==> flow/design.v <==
module mult32x32_fast_arith (
    input logic clk,              
    input logic reset,            
    input logic [31:0] a,         
    input logic [31:0] b,         
    input logic [1:0] a_sel,      
    input logic b_sel,            
    input logic [2:0] shift_sel,  
    input logic upd_prod,         
    input logic clr_prod,         
    output logic a_msb_is_0,      
    output logic b_msw_is_0,      
    output logic [63:0] product   
);
    logic [7:0] a_out;
    logic [15:0] b_out;
    logic [24:0] multi_out;
    logic [63:0] shift_out;
    logic [63:0] adder_out;
    logic [63:0] ff_out;
    assign a_msb_is_0 = ~|a[31:24];  
    assign b_msw_is_0 = ~|b[31:16];  
    always_comb begin
        case (a_sel)
            2'd0: a_out = a[7:0];
            2'd1: a_out = a[15:8];
            2'd2: a_out = a[23:16];
            2'd3: a_out = a[31:24];
            default: a_out = 8'd0;
        endcase
    end
    always_comb begin
        case (b_sel)
            1'b0: b_out = b[15:0];
            1'b1: b_out = b[31:16];
            default: b_out = 16'd0;
        endcase
    end
    always_comb begin
        multi_out = b_out * a_out;
    end
    always_comb begin
        case (shift_sel)
            3'd0: shift_out = multi_out << 0;
            3'd1: shift_out = multi_out << 8;
            3'd2: shift_out = multi_out << 16;
            3'd3: shift_out = multi_out << 24;
            3'd4: shift_out = multi_out << 32;
            3'd5: shift_out = multi_out << 40;
            default: shift_out = 64'd0;
        endcase
    end
    always_comb begin
        adder_out = shift_out + ff_out;
    end
    always_ff @(posedge clk or posedge reset) begin
        if (reset) begin
            ff_out <= '0;
        end else begin
            if (clr_prod) begin
                ff_out <= '0;
            end else if (upd_prod) begin
                ff_out <= adder_out;
            end 
        end 
    end
   assign product = ff_out;
endmodule
module mult32x32_fast_fsm (
    input logic clk,               
    input logic reset,             
    input logic start,             
    input logic a_msb_is_0,        
    input logic b_msw_is_0,        
    output logic busy,             
    output logic [1:0] a_sel,      
    output logic b_sel,            
    output logic [2:0] shift_sel,  
    output logic upd_prod,         
    output logic clr_prod          
);
    typedef enum {
        idle_st,
        a0_b0_st,
        a1_b0_st,
        a2_b0_st,
        a3_b0_st,
        a0_b1_st,
        a1_b1_st,
        a2_b1_st,
        a3_b1_st
      } sm_type;
    sm_type current_state;
    sm_type next_state;
    always_ff @(posedge clk, posedge reset) begin
        if (reset == 1'b1) begin
            current_state <= idle_st;
        end
        else begin
            current_state <= next_state;
        end
    end
    always_comb begin
        next_state = current_state;
        busy = 1'b1;
        a_sel = 2'b00;
        b_sel = 1'b0;
        shift_sel = 3'b000;  
        upd_prod = 1'b1;
        clr_prod = 1'b0;
        case (current_state)
            idle_st: begin
                busy = 1'b0;
                if (start == 1'b1) begin
                    next_state = a0_b0_st;
                    upd_prod = 1'b0;
                    clr_prod = 1'b1;
                end
                else begin
                    upd_prod = 1'b0;
                    clr_prod = 1'b0;
                end
            end
            a0_b0_st: begin
                next_state = a1_b0_st;
                shift_sel = 3'b000;  
            end
            a1_b0_st: begin
                next_state = a2_b0_st;
                a_sel = 2'b01;
                shift_sel = 3'b001;  
            end
            a2_b0_st: begin
                a_sel = 2'b10;
                shift_sel = 3'b010;  
                if (a_msb_is_0 == 1'b1) begin
                    if (b_msw_is_0 == 1'b1) begin
                        next_state = idle_st;
                    end
                    else begin
                        next_state = a0_b1_st;
                    end
                end
                else begin
                    next_state = a3_b0_st;
                end
            end
            a3_b0_st: begin
                a_sel = 2'b11;
                shift_sel = 3'b011;  
                if (b_msw_is_0 == 1'b1) begin
                    next_state = idle_st;
                end
                else begin
                    next_state = a0_b1_st;
                end
            end
            a0_b1_st: begin
                next_state = a1_b1_st;
                a_sel = 2'b00;
                b_sel = 1'b1;
                shift_sel = 3'b010;  
            end
            a1_b1_st: begin
                next_state = a2_b1_st;
                a_sel = 2'b01;
                b_sel = 1'b1;
                shift_sel = 3'b011;  
            end
            a2_b1_st: begin
                a_sel = 2'b10;
                b_sel = 1'b1;
                shift_sel = 3'b100;  
                if (a_msb_is_0 == 1'b1) begin
                    next_state = idle_st;
                end
                else begin
                    next_state = a3_b1_st;
                end
            end
            a3_b1_st: begin
                a_sel = 2'b11;
                b_sel = 1'b1;
                shift_sel = 3'b101;  
                busy = 1'b1;
                if (start == 0) begin
                    next_state = idle_st;
                end
                else begin
                    next_state = a0_b0_st;
                    upd_prod = 1'b0;
                    clr_prod = 1'b1;
                end
            end
        endcase
    end
endmodule
module mult32x32_fast (
    input logic clk,             
    input logic reset,           
    input logic start,           
    input logic [31:0] a,        
    input logic [31:0] b,        
    output logic busy,           
    output logic [63:0] product  
);
    logic [1:0] a_sel;
    logic b_sel;
    logic [2:0] shift_sel;
    logic upd_prod;
    logic clr_prod;
    logic a_msb_is_0;
    logic b_msw_is_0;
    mult32x32_fast_fsm f_fsm_m(
        .clk(clk),
        .reset(reset),
        .start(start),
        .busy(busy),
        .a_sel(a_sel),
        .b_sel(b_sel),
        .shift_sel(shift_sel),
        .upd_prod(upd_prod),
        .clr_prod(clr_prod),
        .a_msb_is_0(a_msb_is_0),
        .b_msw_is_0(b_msw_is_0)
    );
    mult32x32_fast_arith f_arith_m(
        .clk(clk),
        .reset(reset),
        .a(a),
        .b(b),
        .a_sel(a_sel),
        .b_sel(b_sel),
        .shift_sel(shift_sel),
        .upd_prod(upd_prod),
        .clr_prod(clr_prod),
        .a_msb_is_0(a_msb_is_0),
        .b_msw_is_0(b_msw_is_0),
        .product(product)
    );
endmodule
# Step by step through the tools: mult32x32_fast

Tool output for the design above, in the order of the flow.
Lines are those of the file above, counted from 1.
Operators carry their Yosys type and port widths (W data, S select, Z words).
Library cell names are shortened.
A cell with n/a has no value.

Top: mult32x32_fast
Clock: clk
Standard-cell library: sky130hd
Corner: tt_025C_1v80

# Word level

Yosys after proc, flatten, opt, wreduce and memory -nomap, before mapping. Memory bits, and registers merged into a memory's read port (data or address), are not among the register bits. Print and check cells are not counted.

Output and inout port bits: 65
Word-level cells: 56
Bits of input ports: 67
Register bits after elaboration: 96

Equality and inequality tests: 17
Reduce/logical cells: 15
Bitwise logic cells: 1
$mul: 1
Multiplexer cells: 19
Add/sub/neg operators: 1

Operator list:

| operator              | count |
| $pmux W64 S6          | 1 |
| $pmux W32 S9          | 1 |
| $mul A16 B8 Y24       | 1 |
| $eq A32 B3 Y1 const B | 4 |
| $mux W64              | 2 |
| $eq A32 B2 Y1 const B | 2 |
| $add A64 B64 Y64      | 1 |
| $mux W32              | 2 |
| $eq A32 B1 Y1 const B | 1 |
| $eq A32 B4 Y1 const B | 1 |
| $logic_not A32 Y1     | 1 |
| $pmux W16 S2          | 1 |
| $pmux W8 S4           | 1 |
| $reduce_or A16 Y1     | 1 |
| $pmux W3 S5           | 1 |
| $reduce_or A2 Y1      | 6 |
| $reduce_bool A9 Y1    | 1 |
| $reduce_or A8 Y1      | 1 |
| $eq A3 B2 Y1 const B  | 2 |
| $eq A3 B3 Y1 const B  | 2 |
| $pmux W2 S3           | 1 |
| $mux W1               | 6 |
| $eq A2 B2 Y1 const B  | 2 |
| $reduce_or A4 Y1      | 1 |
| $mux W4               | 1 |
| $eq A3 B1 Y1 const B  | 1 |
| $logic_not A3 Y1      | 1 |
| $mux W3               | 1 |

Other operator kinds: 7; their cells: 7.

# Depth

Longest topological path by Yosys (ltp), each cell counted once; first at word level (registers and memories cut), then after technology mapping (sequential cells cut; the memories' decode and read muxes count).

Depth after elaboration: 10
ABC_AREA: 0
Gate-level depth with buffers: 39
Depth with buffers taken out: 35

# Mapped cells and area

Source: synth_stat.txt of the flow (Yosys; design flattened, memories mapped). It holds for the ABC_AREA given above (unset counts as 0); a run with the other value may have another netlist.

Cells by type:

| cell type | count | area in all (um2) |
| dfrtp_1   | 72    | 1.8E+03 |
| fa_1      | 85    | 1.7E+03 |
| ha_1      | 107   | 1.34E+03 |
| nor2_1    | 195   | 731.952 |
| nand2_1   | 143   | 536.765 |
| a21oi_1   | 99    | 495.475 |
| inv_1     | 121   | 454.186 |
| a22o_1    | 48    | 420.403 |
| xnor2_1   | 41    | 359.094 |
| xor2_1    | 37    | 324.061 |
| o21ai_0   | 58    | 290.278 |
| a21o_1    | 37    | 277.766 |
| mux2i_1   | 20    | 200.192 |
| clkbuf_1  | 41    | 153.898 |
| or2_2     | 20    | 125.12 |
| o21bai_1  | 16    | 120.115 |
| o22ai_1   | 18    | 112.608 |
| nand3_1   | 22    | 110.106 |

Not listed: further types 62, cells in them 241.

Synthesis area: 0.0114159 mm2
Sequential part of the area: 0.001828 mm2
Mapped flip-flops: 73
Buffers: 60
Cell count: 1,421

By module: a second synthesis without flattening, with its own total; a netlist apart from the flattened one above.

Cells (unflattened synthesis): 1,499
Area (unflattened synthesis): 0.0117325 mm2

Rows give one instance, submodules left out.

Modules:

| module               | cells | area (mm2) | times used | seq. area (mm2) |
| mult32x32_fast_arith | 1,471 | 0.0113922  | 1          | 0.0016015 |
| mult32x32_fast_fsm   | 28    | 0.0003403  | 1          | 0.0002265 |
| mult32x32_fast       | 0     | 0          | 1          | 0 |

# Timing after synthesis

OpenSTA on the mapped netlist: ideal clock, no wires. The path of least setup slack (recovery checks aside). Input and output delay are each 20% of the period. Register names are those of the netlist, which keeps one name where synthesis merged equal registers.

Kind: input to register
From: input port a[23]
To: register f_arith_m.ff_out[61]
Path buffers: 1
Driving pins on the path: 33
Launch time at the first pin: 1.900 ns
Slack: 0.108 ns
Clock period: 9.5 ns
Input delay: 1.900 ns
Arrival time: 9.271 ns
Delay of the path: 7.492 ns
Required time: 9.379 ns
Setup time: 0.121 ns
Period reached after synthesis: 9.392 ns

"delay of the path" = arrival - input delay + setup time.
"driving pins on the path": output pins that drive a net of the path, with the launching flip-flop's if there is one; two outputs of one cell count as two.
"period reached after synthesis" is the clock period less the worst setup slack; recovery checks do not enter. This is arithmetic on one report: input and output delays are still those of the set period (20% each).
The rows between start and end are the longest chain of elaborated cells between them; the timing report does not say that the signal goes this way. Where chains are equally long, one stands for them.
Each line given opens the expression or statement behind the cell; cells for indexed reads and writes are added by Yosys, which also makes memories of some case tables.
At most two assigning lines are given for a register; there are more.

Cells stage by stage: nand2_1 -> nand2_1 -> o21ai_1 -> clkbuf_1 -> nor2_1 -> fa_1 -> fa_1 -> fa_1 -> inv_1 -> fa_1 -> inv_1 -> ha_1 -> a21oi_1 -> o21ai_1 -> a221oi_1 -> o31ai_1 -> a21oi_1 -> or4_1 -> o211a_1 -> nand2_1 -> o211ai_1 -> and3_1 -> ha_1 -> nand2_1 -> or4_4 -> o21bai_1 -> o22ai_2 -> o31ai_1 -> nand2_2 -> a31oi_4 -> o41ai_2 -> xor2_1 -> a22o_1
Length of the longest elaborated chain: 6
Elaborated cells on any way between the ends: 6
Source lines of those cells: 6
Classes of those cells: add/sub (1); mul (1); mux (4)

Ends and longest elaborated chain, post-synthesis:

| element            | line | text |
| start: declaration | 202  | `input logic [31:0] a,` |
| $pmux W8 S4        | 24   | `case (a_sel)` |
| $mul A16 B8 Y24    | 40   | `multi_out = b_out * a_out;` |
| $pmux W64 S6       | 43   | `case (shift_sel)` |
| $add A64 B64 Y64   | 54   | `adder_out = shift_out + ff_out;` |
| $mux W64           | 62   | `end else if (upd_prod) begin` |
| $mux W64           | 60   | `if (clr_prod) begin` |
| end: assignment    | 61   | `ff_out <= '0;` |
| end: assignment    | 63   | `ff_out <= adder_out;` |
| end: declaration   | 20   | `logic [63:0] ff_out;` |

# Timing after layout

Path of least setup slack in the final report of entry A (OpenROAD, finished layout, wires in). Where an end is a register, its clock arrival counts in the times.

Kind: input to register
From: input port b[19]
To: register f_arith_m.ff_out[59]
Arrival time: 9.38 ns
Path buffers: 3
Required time: 9.57 ns
Launch time at the first pin: 1.87 ns
Clock period: 9.33 ns
Setup time: 0.11 ns
Input delay: 1.87 ns
Driving pins on the path: 33
Slack: 0.19 ns

The rows between start and end are the longest chain of elaborated cells between them; the timing report does not say that the signal goes this way. Where chains are equally long, one stands for them.
At most two assigning lines are given for a register; there are more.

Cells stage by stage: clkdlybuf4s50_1 -> mux2i_4 -> buf_4 -> nor2_2 -> fa_1 -> fa_2 -> fa_1 -> inv_2 -> fa_1 -> inv_2 -> ha_4 -> nor2_1 -> nor3b_4 -> a221oi_4 -> o31ai_4 -> a21oi_2 -> buf_4 -> or4_4 -> o211a_4 -> nand2_1 -> o211ai_1 -> and3_1 -> ha_4 -> nand2_2 -> or4_4 -> o21bai_4 -> o22ai_4 -> o21ai_1 -> and3_4 -> or2_4 -> o21ai_2 -> xor2_1 -> a22o_1
Length of the longest elaborated chain: 6
Elaborated cells on any way between the ends: 6
Source lines of those cells: 6
Classes of those cells: add/sub (1); mul (1); mux (4)

Ends and longest elaborated chain, post-layout:

| element            | line | text |
| start: declaration | 203  | `input logic [31:0] b,` |
| $pmux W16 S2       | 33   | `case (b_sel)` |
| $mul A16 B8 Y24    | 40   | `multi_out = b_out * a_out;` |
| $pmux W64 S6       | 43   | `case (shift_sel)` |
| $add A64 B64 Y64   | 54   | `adder_out = shift_out + ff_out;` |
| $mux W64           | 62   | `end else if (upd_prod) begin` |
| $mux W64           | 60   | `if (clr_prod) begin` |
| end: assignment    | 61   | `ff_out <= '0;` |
| end: assignment    | 63   | `ff_out <= adder_out;` |
| end: declaration   | 20   | `logic [63:0] ff_out;` |

Add stored flow runs of mult32x32_fast

3 stored runs of mult32x32_fast in the flow (synthesis by Yosys, layout by OpenROAD, sky130hd cells), in arbitrary order. Constraints: input delay and output delay 20% of the set period each, output load 0.01 pF.
"period reached" means the clock period less the worst setup slack. The figure is calculated, with input and output delays left at 20% of the set period.
"time of the worst setup path" = time allowed to the worst setup path (clock period - input delay - output delay, where it has them) - its slack; a late launch clock adds to it, a late capture clock takes from it.
Among the settings, - means not set for that run.

| setting or result                      | entry A           | entry B           | entry C           |
| period_ns                              | 9.33              | 8.2               | 9.96              |
| CAP_MARGIN                             | 20                | 35                | 20                |
| CORE_MARGIN                            | 2                 | 3                 | 7                 |
| CORE_UTILIZATION                       | 40                | 29                | 24                |
| SLEW_MARGIN                            | 20                | 20                | 20                |
| ABC_AREA                               | -                 | 1                 | -                 |
| CORE_ASPECT_RATIO                      | -                 | 1.27              | 0.91              |
| GPL_ROUTABILITY_DRIVEN                 | -                 | 0                 | 0                 |
| MAX_ROUTING_LAYER                      | -                 | met4              | -                 |
| CELL_PAD_IN_SITES_GLOBAL_PLACEMENT     | -                 | -                 | 2                 |
| CTS_CLUSTER_DIAMETER                   | -                 | -                 | 283               |
| CTS_CLUSTER_SIZE                       | -                 | -                 | 29                |
| PLACE_DENSITY                          | -                 | -                 | 0.51              |
| SETUP_SLACK_MARGIN                     | -                 | -                 | 1.52              |
| period reached (ns)                    | 9.141             | 8.090             | 9.011             |
| overall die area (mm2)                 | 0.0299065         | 0.0473386         | 0.053876          |
| worst slack on setup checks (ns)       | 0.189             | 0.110             | 0.949             |
| utilization (%)                        | 61.4              | 44.0              | 37.7              |
| standard-cell area after layout (mm2)  | 0.017154          | 0.0192572         | 0.0177946         |
| mapped cell area after synthesis (mm2) | 0.0114159         | 0.0129762         | 0.0114159         |
| lowest hold slack (ns)                 | 0.352             | 0.357             | 0.356             |
| time of the worst setup path (ns)      | 7.27              | 6.45              | 7.02              |
| worst setup path type                  | input to register | input to register | input to register |
| setup TNS (ns)                         | 0.000             | 0.000             | 0.000             |
